==> flow/design.v <==
package cordic_pkg;
    localparam int XY_W = 16;
    localparam int ANGLE_W = 32;
    localparam int MAX_ITER = 32;  
    localparam logic signed [31:0] ANG_PI = 32'sh8000_0000;
    localparam logic signed [31:0] ANG_PI_2 = 32'sh4000_0000;
    localparam logic signed [15:0] KINV_Q15 = 16'sd19898;  
    localparam int KINV_SHIFT = 15;
    localparam real PI = 3.14159265358979323846;
    function automatic logic signed [MAX_ITER-1:0] atan_lut(input int unsigned idx);
        case (idx)
          0: atan_lut = 32'sh2000_0000;
          1: atan_lut = 32'sh12E4_051D;
          2: atan_lut = 32'sh09FB_385B;
          3: atan_lut = 32'sh0511_11D4;
          4: atan_lut = 32'sh028B_0D43;
          5: atan_lut = 32'sh0145_77E1;
          6: atan_lut = 32'sh00A2_EC1E;
          7: atan_lut = 32'sh0051_F155;
          8: atan_lut = 32'sh0028_F953;
          9: atan_lut = 32'sh0014_7E6E;
          10: atan_lut = 32'sh000A_7CC8;
          11: atan_lut = 32'sh0005_3E64;
          12: atan_lut = 32'sh0002_9F32;
          13: atan_lut = 32'sh0001_4F99;
          14: atan_lut = 32'sh0000_A7CC;
          15: atan_lut = 32'sh0000_53E6;
          default: atan_lut = 32'sd0;
        endcase
    endfunction
endpackage
module cordic_stage #(
    parameter int XYI = 19,
    parameter int ANGLE_W = 32,
    parameter int I = 0,
    parameter logic MODE = 1'b0  
)(
    input logic clk,
    input logic rst_n,
    input logic ce,
    input logic signed [XYI:0] x_in,
    input logic signed [XYI:0] y_in,
    input logic signed [ANGLE_W-1:0] z_in,
    output logic signed [XYI:0] x_out,
    output logic signed [XYI:0] y_out,
    output logic signed [ANGLE_W-1:0] z_out
);
    typedef enum logic {MODE_ROT = 1'b0, MODE_VEC = 1'b1} cordic_mode_e;
    logic signed [XYI:0] x_shr;
    logic signed [XYI:0] y_shr;
    logic signed [ANGLE_W-1:0] atan_i;
    logic dir;
    always_comb begin
        x_shr = x_in >>> I;
        y_shr = y_in >>> I;
        atan_i = $signed(cordic_pkg::atan_lut(I));
        dir = (MODE == MODE_ROT) ? z_in[ANGLE_W-1] : y_in[XYI];
    end
    always_ff @(posedge clk or negedge rst_n) begin
        if (!rst_n) begin
            x_out <= '0;
            y_out <= '0;
            z_out <= '0;
        end else if (ce) begin
            if (MODE == MODE_ROT) begin
                x_out <= dir ? (x_in + y_shr) : (x_in - y_shr);
                y_out <= dir ? (y_in - x_shr) : (y_in + x_shr);
                z_out <= dir ? (z_in + atan_i) : (z_in - atan_i);
            end else begin
                x_out <= dir ? (x_in - y_shr) : (x_in + y_shr);
                y_out <= dir ? (y_in + x_shr) : (y_in - x_shr);
                z_out <= dir ? (z_in - atan_i) : (z_in + atan_i);
            end
        end
      end
endmodule
module cordic_preproc #(
  parameter int XY_W = 16,
  parameter int XYI = 19,
  parameter int ANGLE_W = 32
)(
  input logic clk,
  input logic rst_n,
  input logic ce,
  input logic load,
  input logic signed [XY_W-1:0] x_in,
  input logic signed [XY_W-1:0] y_in,
  input logic [ANGLE_W-1:0] angle_in,
  output logic signed [XYI:0] x0,
  output logic signed [XYI:0] y0,
  output logic signed [ANGLE_W-1:0] z0
);
  logic signed [ANGLE_W-1:0] ang_s;
  logic [1:0] quadrant;
  logic signed [XYI:0] x_ext, y_ext;
  always_comb begin
    ang_s = $signed(angle_in);
    quadrant = ang_s[ANGLE_W-1 -: 2];
    x_ext = {{(XYI-XY_W+1){x_in[XY_W-1]}}, x_in};
    y_ext = {{(XYI-XY_W+1){y_in[XY_W-1]}}, y_in};
  end
  always_ff @(posedge clk or negedge rst_n) begin
    if (!rst_n) begin
      x0 <= '0;
      y0 <= '0;
      z0 <= '0;
    end else if (ce) begin
      if (load) begin
        unique case (quadrant)
          2'b00, 2'b11: begin
            x0 <= x_ext;
            y0 <= y_ext;
            z0 <= ang_s;
          end
          2'b01: begin
            x0 <= -y_ext;
            y0 <= x_ext;
            z0 <= ang_s - $signed(cordic_pkg::ANG_PI_2);
          end
          2'b10: begin
            x0 <= y_ext;
            y0 <= -x_ext;
            z0 <= ang_s + $signed(cordic_pkg::ANG_PI_2);
          end
        endcase
      end
    end
  end
endmodule
module cordic_rotator #(
    parameter int XY_W = 16,
    parameter int ANGLE_W = 32,
    parameter int ITER = 16,
    parameter int GUARD = 3,
    parameter int GAIN_COMP = 0
)(
    input logic clk,
    input logic rst_n,
    input logic in_valid,
    output logic in_ready,
    input logic signed [XY_W-1:0] x_start,
    input logic signed [XY_W-1:0] y_start,
    input logic signed [ANGLE_W-1:0] angle,
    output logic out_valid,
    input logic out_ready,
    output logic signed [XY_W-1:0] cosine,
    output logic signed [XY_W-1:0] sine
);
    logic stall;
    logic accept;
    assign stall = out_valid && !out_ready;
    assign in_ready = !stall;
    assign accept = in_valid && in_ready;
    logic [ITER:0] vld;
    always_ff @(posedge clk or negedge rst_n) begin
        if (!rst_n) begin
            vld <= '0;
        end else if (!stall) begin
            vld <= {vld[ITER-1:0], accept};
        end
    end
    assign out_valid = vld[ITER];
    localparam int XYI = XY_W + GUARD;
    logic signed [XYI:0] x0;
    logic signed [XYI:0] y0;
    logic signed [ANGLE_W-1:0] z0;
    cordic_preproc #(
        .XY_W(XY_W),
        .XYI(XYI),
        .ANGLE_W(ANGLE_W)
    ) u_preproc (
        .clk(clk),
        .rst_n(rst_n),
        .ce(!stall),
        .load(accept),
        .x_in(x_start),
        .y_in(y_start),
        .angle_in(angle),
        .x0(x0),
        .y0(y0),
        .z0(z0)
    );
    logic signed [XYI:0] x_pipe [0:ITER];
    logic signed [XYI:0] y_pipe [0:ITER];
    logic signed [ANGLE_W-1:0] z_pipe [0:ITER];
    assign x_pipe[0] = x0;
    assign y_pipe[0] = y0;
    assign z_pipe[0] = z0;
    genvar i;
    generate
        for (i = 0; i < ITER; i++) begin : STG
            cordic_stage #(
                .XYI(XYI),
                .ANGLE_W(ANGLE_W),
                .I(i),
                .MODE(1'b0) 
            ) u_stage (
                .clk(clk),
                .rst_n(rst_n),
                .ce(!stall),
                .x_in(x_pipe[i]),
                .y_in(y_pipe[i]),
                .z_in(z_pipe[i]),
                .x_out(x_pipe[i+1]),
                .y_out(y_pipe[i+1]),
                .z_out(z_pipe[i+1])
            );
         end
    endgenerate
    logic signed [XYI:0] cos_raw, sin_raw;
    assign cos_raw = x_pipe[ITER];
    assign sin_raw = y_pipe[ITER];
    localparam int MULT_W = (XYI+1) + 16;
    logic signed [MULT_W-1:0] cos_prod, sin_prod;
    logic signed [XYI:0] cos_sc, sin_sc;
    always_comb begin
        cos_prod = $signed(cos_raw) * $signed(cordic_pkg::KINV_Q15);
        sin_prod = $signed(sin_raw) * $signed(cordic_pkg::KINV_Q15);
        cos_sc = $signed(cos_prod >>> cordic_pkg::KINV_SHIFT);
        sin_sc = $signed(sin_prod >>> cordic_pkg::KINV_SHIFT);
    end
    logic signed [XYI:0] cos_sel, sin_sel;
    always_comb begin
      if (GAIN_COMP) begin
        cos_sel = cos_sc;
        sin_sel = sin_sc;
      end else begin
        cos_sel = cos_raw;
        sin_sel = sin_raw;
      end
    end
    assign cosine = cos_sel[XY_W-1:0];
    assign sine = sin_sel[XY_W-1:0];
endmodule
module cordic_rot_top (
    input logic clk,
    input logic rst_n,
    input logic in_valid,
    output logic in_ready,
    input logic signed [15:0] x_start,
    input logic signed [15:0] y_start,
    input logic signed [31:0] angle,
    output logic out_valid,
    input logic out_ready,
    output logic signed [15:0] cosine,
    output logic signed [15:0] sine
);
    cordic_rotator #(
        .XY_W(16),
        .ANGLE_W(32),
        .ITER(16),
        .GUARD(3),
        .GAIN_COMP(1)
    ) u_rot (
        .clk(clk),
        .rst_n(rst_n),
        .in_valid(in_valid),
        .in_ready(in_ready),
        .x_start(x_start),
        .y_start(y_start),
        .angle(angle),
        .out_valid(out_valid),
        .out_ready(out_ready),
        .cosine(cosine),
        .sine(sine)
    );
endmodule
# From RTL to reports: cordic_rot_top
# Module cordic_rot_top before and after one edit of its RTL, step after step.
# "before" refers to lines of the RTL above, "after" to lines of the edited file.
# "diff" is "after" less "before", of the values as shown.
# Operators carry their Yosys type and port widths (W data, S select, Z words).
# The mark n/a stands for no value.
[inputs] design="cordic_rot_top" clock_port="clk" lib="sky130hd" corner="tt_025C_1v80"

# The edit
# Unified diff, file above to edited file.
# The edit is scripted: it alters the design's behaviour and was not made to optimise anything.
# begin of diff
@@ -240,5 +240,5 @@
     input logic signed [15:0] x_start,
     input logic signed [15:0] y_start,
-    input logic signed [31:0] angle,
+    input logic signed [31:0] angle_pad,
     output logic out_valid,
     input logic out_ready,
@@ -246,4 +246,6 @@
     output logic signed [15:0] sine
 );
+    reg signed [31:0] angle;
+    always @(posedge clk) angle <= angle_pad;
     cordic_rotator #(
         .XY_W(16),
# end of diff

# Word-level counts
# Yosys after proc, flatten, opt, wreduce and memory -nomap, before mapping. Print and check cells are not counted. Equal cells are merged and count once.
[classes] item="addsub" before=97 after=97 diff=0
[classes] item="multipliers" before=2 after=2 diff=0
[classes] item="div" before=0 after=0 diff=0
[classes] item="cmp" before=0 after=0 diff=0
[classes] item="eq_ne" before=3 after=3 diff=0
[classes] item="shift" before=0 after=0 diff=0
[classes] item="muxes" before=50 after=50 diff=0
[classes] item="n_logic" before=1 after=1 diff=0
[classes] item="reduce_and_logical" before=7 after=7 diff=0
# Unchanged operator kinds not shown: 78.
[bits] item="regBits" before=1209 after=1241 diff=32
[bits] item="latch_bits" before=0 after=0 diff=0
[bits] item="ram_bits" before=0 after=0 diff=0
[bits] item="mem_bits_ro" before=0 after=0 diff=0
[bits] item="clocked_rd_ports_x_width" before=0 after=0 diff=0
[bits] item="memories" before=0 after=0 diff=0
[bits] item="in_bits" before=68 after=68 diff=0
[bits] item="output_inout_bits" before=34 after=34 diff=0
[bits] item="elab_cells" before=211 after=212 diff=1

# Logic depth
# Depth = most cells in a row (Yosys ltp): at word level without a register or memory, in the mapped netlist without a sequential cell, where the memories' decode and read muxes count.
[logic_depth] item="word_depth" before=5 after=5 diff=0
[logic_depth] item="ABC_AREA" before="0" after="0"
[logic_depth] item="mapped_depth" before=23 after=22 diff=-1
[logic_depth] item="ltp_nobuf" before=23 after=22 diff=-1

# After synthesis
# Yosys stat after the flow's synthesis: flattened, memories mapped to cells. It holds for the ABC_AREA given above (unset counts as 0); a run with the other value may have another netlist.
[types] type="sky130_fd_sc_hd__nor2_1" before=1210 after=1321 diff=111
[types] type="sky130_fd_sc_hd__nor3_1" before=303 after=352 diff=49
[types] type="sky130_fd_sc_hd__o21ai_0" before=911 after=865 diff=-46
[types] type="sky130_fd_sc_hd__o211ai_1" before=56 after=99 diff=43
[types] type="sky130_fd_sc_hd__nand2_1" before=1311 after=1273 diff=-38
[types] type="sky130_fd_sc_hd__xnor2_1" before=709 after=672 diff=-37
[types] type="sky130_fd_sc_hd__xor2_1" before=509 after=542 diff=33
[types] type="sky130_fd_sc_hd__dfxtp_1" before=0 after=32 diff=32
[types] type="sky130_fd_sc_hd__inv_1" before=815 after=843 diff=28
[types] type="sky130_fd_sc_hd__nand2b_1" before=176 after=155 diff=-21
[types] type="sky130_fd_sc_hd__o21a_1" before=127 after=106 diff=-21
[types] type="sky130_fd_sc_hd__a21o_1" before=336 after=355 diff=19
[types] type="sky130_fd_sc_hd__nor3b_1" before=14 after=33 diff=19
[types] type="sky130_fd_sc_hd__and3_1" before=68 after=83 diff=15
[types] type="sky130_fd_sc_hd__nor2b_1" before=124 after=110 diff=-14
[types] type="sky130_fd_sc_hd__or4_1" before=43 after=29 diff=-14
[types] type="sky130_fd_sc_hd__or3_1" before=76 after=88 diff=12
[types] type="sky130_fd_sc_hd__o21ai_1" before=6 after=18 diff=12
# Unchanged cell types not shown: 13.
# The list need not be complete.
[mapped] item="mapped_cells" before=12675 after=12945 diff=270
[mapped] item="area_um2" before=106246.9 after=108475.3 diff=2228.4
[mapped] item="seq_area_um2" before=29403.2 after=30043.8 diff=640.6
[mapped] item="ff_cells" before=1175 after=1207 diff=32
[mapped] item="n_buf" before=371 after=386 diff=15
# By module: a second synthesis without flattening, with its own total; a netlist apart from the flattened one above.
[unflattened] item="hier_cells" before=13904 after=13941 diff=37
[unflattened] item="hier_area_um2" before=122764.0 after=123541.0 diff=777.0
# Each row is one instance without its submodules.
[by_module_before] module="cordic_rotator" n_inst=1 n_cells=1154 area_um2=11464.7 mod_seq_area_um2=425.4
[by_module_before] module="cordic_stage" n_inst=1 n_cells=837 area_um2=7128.1 mod_seq_area_um2=1801.7
[by_module_before] module="cordic_stage" n_inst=1 n_cells=827 area_um2=7084.3 mod_seq_area_um2=1801.7
[by_module_before] module="cordic_stage" n_inst=1 n_cells=809 area_um2=7045.5 mod_seq_area_um2=1801.7
[by_module_before] module="cordic_stage" n_inst=1 n_cells=809 area_um2=7006.7 mod_seq_area_um2=1801.7
[by_module_before] module="cordic_stage" n_inst=1 n_cells=810 area_um2=6934.2 mod_seq_area_um2=1801.7
[by_module_before] module="cordic_stage" n_inst=1 n_cells=827 area_um2=6874.1 mod_seq_area_um2=1801.7
[by_module_before] module="cordic_stage" n_inst=1 n_cells=790 area_um2=6804.0 mod_seq_area_um2=1801.7
[by_module_before] module="cordic_stage" n_inst=1 n_cells=770 area_um2=6780.3 mod_seq_area_um2=1801.7
[by_module_before] module="cordic_stage" n_inst=1 n_cells=783 area_um2=6761.5 mod_seq_area_um2=1801.7
[by_module_before] module="cordic_stage" n_inst=1 n_cells=744 area_um2=6723.9 mod_seq_area_um2=1801.7
[by_module_before] module="cordic_stage" n_inst=1 n_cells=784 area_um2=6691.4 mod_seq_area_um2=1801.7
[by_module_before] module="cordic_stage" n_inst=1 n_cells=749 area_um2=6607.6 mod_seq_area_um2=1801.7
[by_module_before] module="cordic_stage" n_inst=1 n_cells=713 area_um2=6471.2 mod_seq_area_um2=1801.7
# before: Modules not listed: 5.
[by_module_after] module="cordic_rotator" n_inst=1 n_cells=1159 area_um2=11601.1 mod_seq_area_um2=425.4
[by_module_after] module="cordic_stage" n_inst=1 n_cells=837 area_um2=7128.1 mod_seq_area_um2=1801.7
[by_module_after] module="cordic_stage" n_inst=1 n_cells=827 area_um2=7084.3 mod_seq_area_um2=1801.7
[by_module_after] module="cordic_stage" n_inst=1 n_cells=809 area_um2=7045.5 mod_seq_area_um2=1801.7
[by_module_after] module="cordic_stage" n_inst=1 n_cells=809 area_um2=7006.7 mod_seq_area_um2=1801.7
[by_module_after] module="cordic_stage" n_inst=1 n_cells=810 area_um2=6934.2 mod_seq_area_um2=1801.7
[by_module_after] module="cordic_stage" n_inst=1 n_cells=827 area_um2=6874.1 mod_seq_area_um2=1801.7
[by_module_after] module="cordic_stage" n_inst=1 n_cells=790 area_um2=6804.0 mod_seq_area_um2=1801.7
[by_module_after] module="cordic_stage" n_inst=1 n_cells=770 area_um2=6780.3 mod_seq_area_um2=1801.7
[by_module_after] module="cordic_stage" n_inst=1 n_cells=783 area_um2=6761.5 mod_seq_area_um2=1801.7
[by_module_after] module="cordic_stage" n_inst=1 n_cells=744 area_um2=6723.9 mod_seq_area_um2=1801.7
[by_module_after] module="cordic_stage" n_inst=1 n_cells=784 area_um2=6691.4 mod_seq_area_um2=1801.7
[by_module_after] module="cordic_stage" n_inst=1 n_cells=749 area_um2=6607.6 mod_seq_area_um2=1801.7
[by_module_after] module="cordic_stage" n_inst=1 n_cells=713 area_um2=6471.2 mod_seq_area_um2=1801.7
# after: Modules not listed: 5.

# Worst setup path after synthesis
# Source: OpenSTA report_checks on the synthesized netlist (no wires, ideal clock, input and output delay 20% of the period each), path of least setup slack; recovery checks are left aside. Register names are those of the netlist, which keeps one name where synthesis merged equal registers.
[synth_path] item="path_type" before="register to output" after="register to output"
[synth_path] item="from" before="register u_rot.STG[15].u_stage.x_out[5]" after="register u_rot.STG[15].u_stage.y_out[5]"
[synth_path] item="to" before="output cosine[15]" after="output sine[15]"
[synth_path] item="period_ps" before=8500 after=8500 diff=0
[synth_path] item="out_delay_ps" before=1700 after=1700 diff=0
[synth_path] item="t_first_pin_ps" before=0 after=0 diff=0
[synth_path] item="arrival_ps" before=5810 after=5812 diff=2
[synth_path] item="required_ps" before=6800 after=6800 diff=0
[synth_path] item="setup_slack_ps" before=990 after=988 diff=-2
[synth_path] item="delay_ps" before=5810 after=5812 diff=2
[synth_path] item="path_stages" before=24 after=23 diff=-1
[synth_path] item="path_buffers" before=0 after=0 diff=0
[synth_path] item="synth_period_reached_ps" before=7510 after=7512 diff=2
# "delay_ps" is the arrival time less input delay plus setup time.
# A path that ends at an output port has no setup time.
# "path_stages": output pins that drive a net of the path, with the launching flip-flop's if there is one; two outputs of one cell count as two.
# "synth_period_reached_ps" = period - worst setup slack (recovery checks aside). The figure is calculated, with input and output delays left at 20% of the set period.
# Between the ends stands the longest chain of elaborated cells between them, by number of cells; it is not shown to be the way that was timed. Of several equally long chains one is given.
# Each line given opens the expression or statement behind the cell; cells for indexed reads and writes are added by Yosys, which also makes memories of some case tables.
# At most two assigning lines are given for a register; there are more.
[synth_via_before] cell_sequence="sky130_fd_sc_hd__dfrtp_1 -> sky130_fd_sc_hd__ha_1 -> sky130_fd_sc_hd__xor2_1 -> sky130_fd_sc_hd__ha_1 -> sky130_fd_sc_hd__a21oi_1 -> sky130_fd_sc_hd__fa_1 -> sky130_fd_sc_hd__fa_1 -> sky130_fd_sc_hd__inv_1 -> sky130_fd_sc_hd__fa_1 -> sky130_fd_sc_hd__inv_1 -> sky130_fd_sc_hd__fa_1 -> sky130_fd_sc_hd__inv_1 -> sky130_fd_sc_hd__ha_1 -> sky130_fd_sc_hd__a21o_1 -> sky130_fd_sc_hd__a21o_1 -> sky130_fd_sc_hd__a21oi_1 -> sky130_fd_sc_hd__o21ai_0 -> sky130_fd_sc_hd__inv_1 -> sky130_fd_sc_hd__a21oi_1 -> sky130_fd_sc_hd__o41ai_1 -> sky130_fd_sc_hd__o211ai_1 -> sky130_fd_sc_hd__o41ai_1 -> sky130_fd_sc_hd__o21ba_2 -> sky130_fd_sc_hd__xnor2_1" elab_chain_cells=1 cells_between=1 cone_lines=1 cone_classes="mul: 1"
[synth_lines_before] item="start, declared" line_no=44 rtl="output logic signed [XYI:0] x_out,"
[synth_lines_before] item="start, assigned" line_no=66 rtl="x_out <= dir ? (x_in + y_shr) : (x_in - y_shr);"
[synth_lines_before] item="start, assigned" line_no=70 rtl="x_out <= dir ? (x_in - y_shr) : (x_in + y_shr);"
[synth_lines_before] item="$mul A20 B15 Y30" line_no=217 rtl="cos_prod = $signed(cos_raw) * $signed(cordic_pkg::KINV_Q15);"
[synth_lines_before] item="end, declared" line_no=245 rtl="output logic signed [15:0] cosine,"
[synth_via_after] cell_sequence="sky130_fd_sc_hd__dfrtp_1 -> sky130_fd_sc_hd__ha_1 -> sky130_fd_sc_hd__xor2_1 -> sky130_fd_sc_hd__ha_1 -> sky130_fd_sc_hd__a21oi_1 -> sky130_fd_sc_hd__fa_1 -> sky130_fd_sc_hd__fa_1 -> sky130_fd_sc_hd__inv_1 -> sky130_fd_sc_hd__fa_1 -> sky130_fd_sc_hd__inv_1 -> sky130_fd_sc_hd__fa_1 -> sky130_fd_sc_hd__inv_1 -> sky130_fd_sc_hd__ha_1 -> sky130_fd_sc_hd__a21o_1 -> sky130_fd_sc_hd__a21o_1 -> sky130_fd_sc_hd__a21o_1 -> sky130_fd_sc_hd__a2111oi_0 -> sky130_fd_sc_hd__o21ai_0 -> sky130_fd_sc_hd__a32oi_1 -> sky130_fd_sc_hd__a211o_1 -> sky130_fd_sc_hd__o21ba_2 -> sky130_fd_sc_hd__o21bai_1 -> sky130_fd_sc_hd__xnor2_1" elab_chain_cells=1 cells_between=1 cone_lines=1 cone_classes="mul: 1"
[synth_lines_after] item="start, declared" line_no=45 rtl="output logic signed [XYI:0] y_out,"
[synth_lines_after] item="start, assigned" line_no=67 rtl="y_out <= dir ? (y_in - x_shr) : (y_in + x_shr);"
[synth_lines_after] item="start, assigned" line_no=71 rtl="y_out <= dir ? (y_in + x_shr) : (y_in - x_shr);"
[synth_lines_after] item="$mul A20 B15 Y30" line_no=218 rtl="sin_prod = $signed(sin_raw) * $signed(cordic_pkg::KINV_Q15);"
[synth_lines_after] item="end, declared" line_no=246 rtl="output logic signed [15:0] sine"

# Timing after layout
# Path of least setup slack in the final report of the runs of pair 1 (OpenROAD, finished layout, wires in). Where an end is a register, its clock arrival counts in the times.
# The report prints the path's times to 10 ps; the period is as set.
[layout_path] item="path_type" before="register to output" after="register to output"
[layout_path] item="from" before="register u_rot.STG[15].u_stage.x_out[8]" after="register u_rot.STG[15].u_stage.y_out[7]"
[layout_path] item="to" before="output cosine[15]" after="output sine[6]"
[layout_path] item="period_ps" before=8390 after=8390 diff=0
[layout_path] item="out_delay_ps" before=1680 after=1680 diff=0
[layout_path] item="t_first_pin_ps" before=810 after=830 diff=20
[layout_path] item="arrival_ps" before=6620 after=6530 diff=-90
[layout_path] item="required_ps" before=6710 after=6710 diff=0
[layout_path] item="setup_slack_ps" before=90 after=180 diff=90
[layout_path] item="path_stages" before=27 after=26 diff=-1
[layout_path] item="path_buffers" before=4 after=3 diff=-1
# Between the ends stands the longest chain of elaborated cells between them, by number of cells; it is not shown to be the way that was timed. Of several equally long chains one is given.
# At most two assigning lines are given for a register; there are more.
[layout_via_before] cell_sequence="sky130_fd_sc_hd__dfrtp_2 -> sky130_fd_sc_hd__ha_4 -> sky130_fd_sc_hd__xor2_1 -> sky130_fd_sc_hd__ha_1 -> sky130_fd_sc_hd__inv_2 -> sky130_fd_sc_hd__fa_1 -> sky130_fd_sc_hd__inv_1 -> sky130_fd_sc_hd__fa_1 -> sky130_fd_sc_hd__fa_1 -> sky130_fd_sc_hd__inv_1 -> sky130_fd_sc_hd__fa_1 -> sky130_fd_sc_hd__inv_2 -> sky130_fd_sc_hd__ha_4 -> sky130_fd_sc_hd__a21o_1 -> sky130_fd_sc_hd__a21oi_2 -> sky130_fd_sc_hd__o21ai_1 -> sky130_fd_sc_hd__inv_1 -> sky130_fd_sc_hd__a21oi_4 -> sky130_fd_sc_hd__o41ai_2 -> sky130_fd_sc_hd__buf_4 -> sky130_fd_sc_hd__o211ai_1 -> sky130_fd_sc_hd__buf_4 -> sky130_fd_sc_hd__o41ai_4 -> sky130_fd_sc_hd__buf_4 -> sky130_fd_sc_hd__o21ba_2 -> sky130_fd_sc_hd__xnor2_1 -> sky130_fd_sc_hd__buf_2" elab_chain_cells=1 cells_between=1 cone_lines=1 cone_classes="mul: 1"
[layout_lines_before] item="start, declared" line_no=44 rtl="output logic signed [XYI:0] x_out,"
[layout_lines_before] item="start, assigned" line_no=66 rtl="x_out <= dir ? (x_in + y_shr) : (x_in - y_shr);"
[layout_lines_before] item="start, assigned" line_no=70 rtl="x_out <= dir ? (x_in - y_shr) : (x_in + y_shr);"
[layout_lines_before] item="$mul A20 B15 Y30" line_no=217 rtl="cos_prod = $signed(cos_raw) * $signed(cordic_pkg::KINV_Q15);"
[layout_lines_before] item="end, declared" line_no=245 rtl="output logic signed [15:0] cosine,"
[layout_via_after] cell_sequence="sky130_fd_sc_hd__dfrtp_1 -> sky130_fd_sc_hd__buf_6 -> sky130_fd_sc_hd__ha_4 -> sky130_fd_sc_hd__xor2_1 -> sky130_fd_sc_hd__ha_1 -> sky130_fd_sc_hd__inv_2 -> sky130_fd_sc_hd__fa_1 -> sky130_fd_sc_hd__fa_1 -> sky130_fd_sc_hd__inv_2 -> sky130_fd_sc_hd__fa_1 -> sky130_fd_sc_hd__inv_2 -> sky130_fd_sc_hd__fa_1 -> sky130_fd_sc_hd__inv_1 -> sky130_fd_sc_hd__ha_1 -> sky130_fd_sc_hd__a21o_1 -> sky130_fd_sc_hd__a21o_1 -> sky130_fd_sc_hd__a21o_1 -> sky130_fd_sc_hd__a2111oi_4 -> sky130_fd_sc_hd__buf_4 -> sky130_fd_sc_hd__o31ai_4 -> sky130_fd_sc_hd__a21oi_2 -> sky130_fd_sc_hd__nand2b_4 -> sky130_fd_sc_hd__a21oi_2 -> sky130_fd_sc_hd__nor2_1 -> sky130_fd_sc_hd__xnor2_1 -> sky130_fd_sc_hd__buf_2" elab_chain_cells=1 cells_between=1 cone_lines=1 cone_classes="mul: 1"
[layout_lines_after] item="start, declared" line_no=45 rtl="output logic signed [XYI:0] y_out,"
[layout_lines_after] item="start, assigned" line_no=67 rtl="y_out <= dir ? (y_in - x_shr) : (y_in + x_shr);"
[layout_lines_after] item="start, assigned" line_no=71 rtl="y_out <= dir ? (y_in + x_shr) : (y_in - x_shr);"
[layout_lines_after] item="$mul A20 B15 Y30" line_no=218 rtl="sin_prod = $signed(sin_raw) * $signed(cordic_pkg::KINV_Q15);"
[layout_lines_after] item="end, declared" line_no=246 rtl="output logic signed [15:0] sine"

# Flow runs
# Both versions went through the flow (Yosys, OpenROAD) with the same settings in each pair. Constraints: input delay and output delay 20% of the set period each, output load 0.01 pF.
[flow_settings_pair_1] period_ns=8.39 CAP_MARGIN=20 CORE_MARGIN=2 CORE_UTILIZATION=40 SLEW_MARGIN=20
[measured_pair_1] item="ys_area_um2" before=106246.9 after=108475.3 diff=2228.4
[measured_pair_1] item="design.die.area_um2" before=269756.0 after=275368.0 diff=5612.0
[measured_pair_1] item="finalCellArea_um2" before=117234.0 after=119682.0 diff=2448.0
[measured_pair_1] item="finalUtil_pct" before=44.3 after=44.3 diff=0.0
[measured_pair_1] item="setup_worst_slack_ps" before=90 after=185 diff=95
[measured_pair_1] item="setup_tns_ps" before=0 after=0 diff=0
[measured_pair_1] item="worst_hold_slack_ps" before=463 after=414 diff=-49
[measured_pair_1] item="achieved_clock_period_ps" before=8300 after=8205 diff=-95
[flow_settings_pair_2] ABC_AREA=0 CELL_PAD_IN_SITES_DETAIL_PLACEMENT=0 CELL_PAD_IN_SITES_GLOBAL_PLACEMENT=1 CORE_UTILIZATION=67 MAX_ROUTING_LAYER="met5" PLACE_DENSITY=0.57 SLEW_MARGIN=15 period_ns=5.31 CAP_MARGIN=20 CORE_MARGIN=2
[measured_pair_2] item="ys_area_um2" before=106246.9 after=108475.3 diff=2228.4
[measured_pair_2] item="design.die.area_um2" before=161777.0 after=165137.0 diff=3360.0
[measured_pair_2] item="finalCellArea_um2" before=117261.0 after=119909.0 diff=2648.0
[measured_pair_2] item="finalUtil_pct" before=74.2 after=74.6 diff=0.4
[measured_pair_2] item="setup_worst_slack_ps" before=-2288 after=-2331 diff=-43
[measured_pair_2] item="setup_tns_ps" before=-61444 after=-61900 diff=-456
[measured_pair_2] item="achieved_clock_period_ps" before=7598 after=7641 diff=43
# "achieved_clock_period_ps" is the run's clock period less its worst setup slack. It is reckoned from that one timing run; input and output delays stay at 20% of the period that was set.
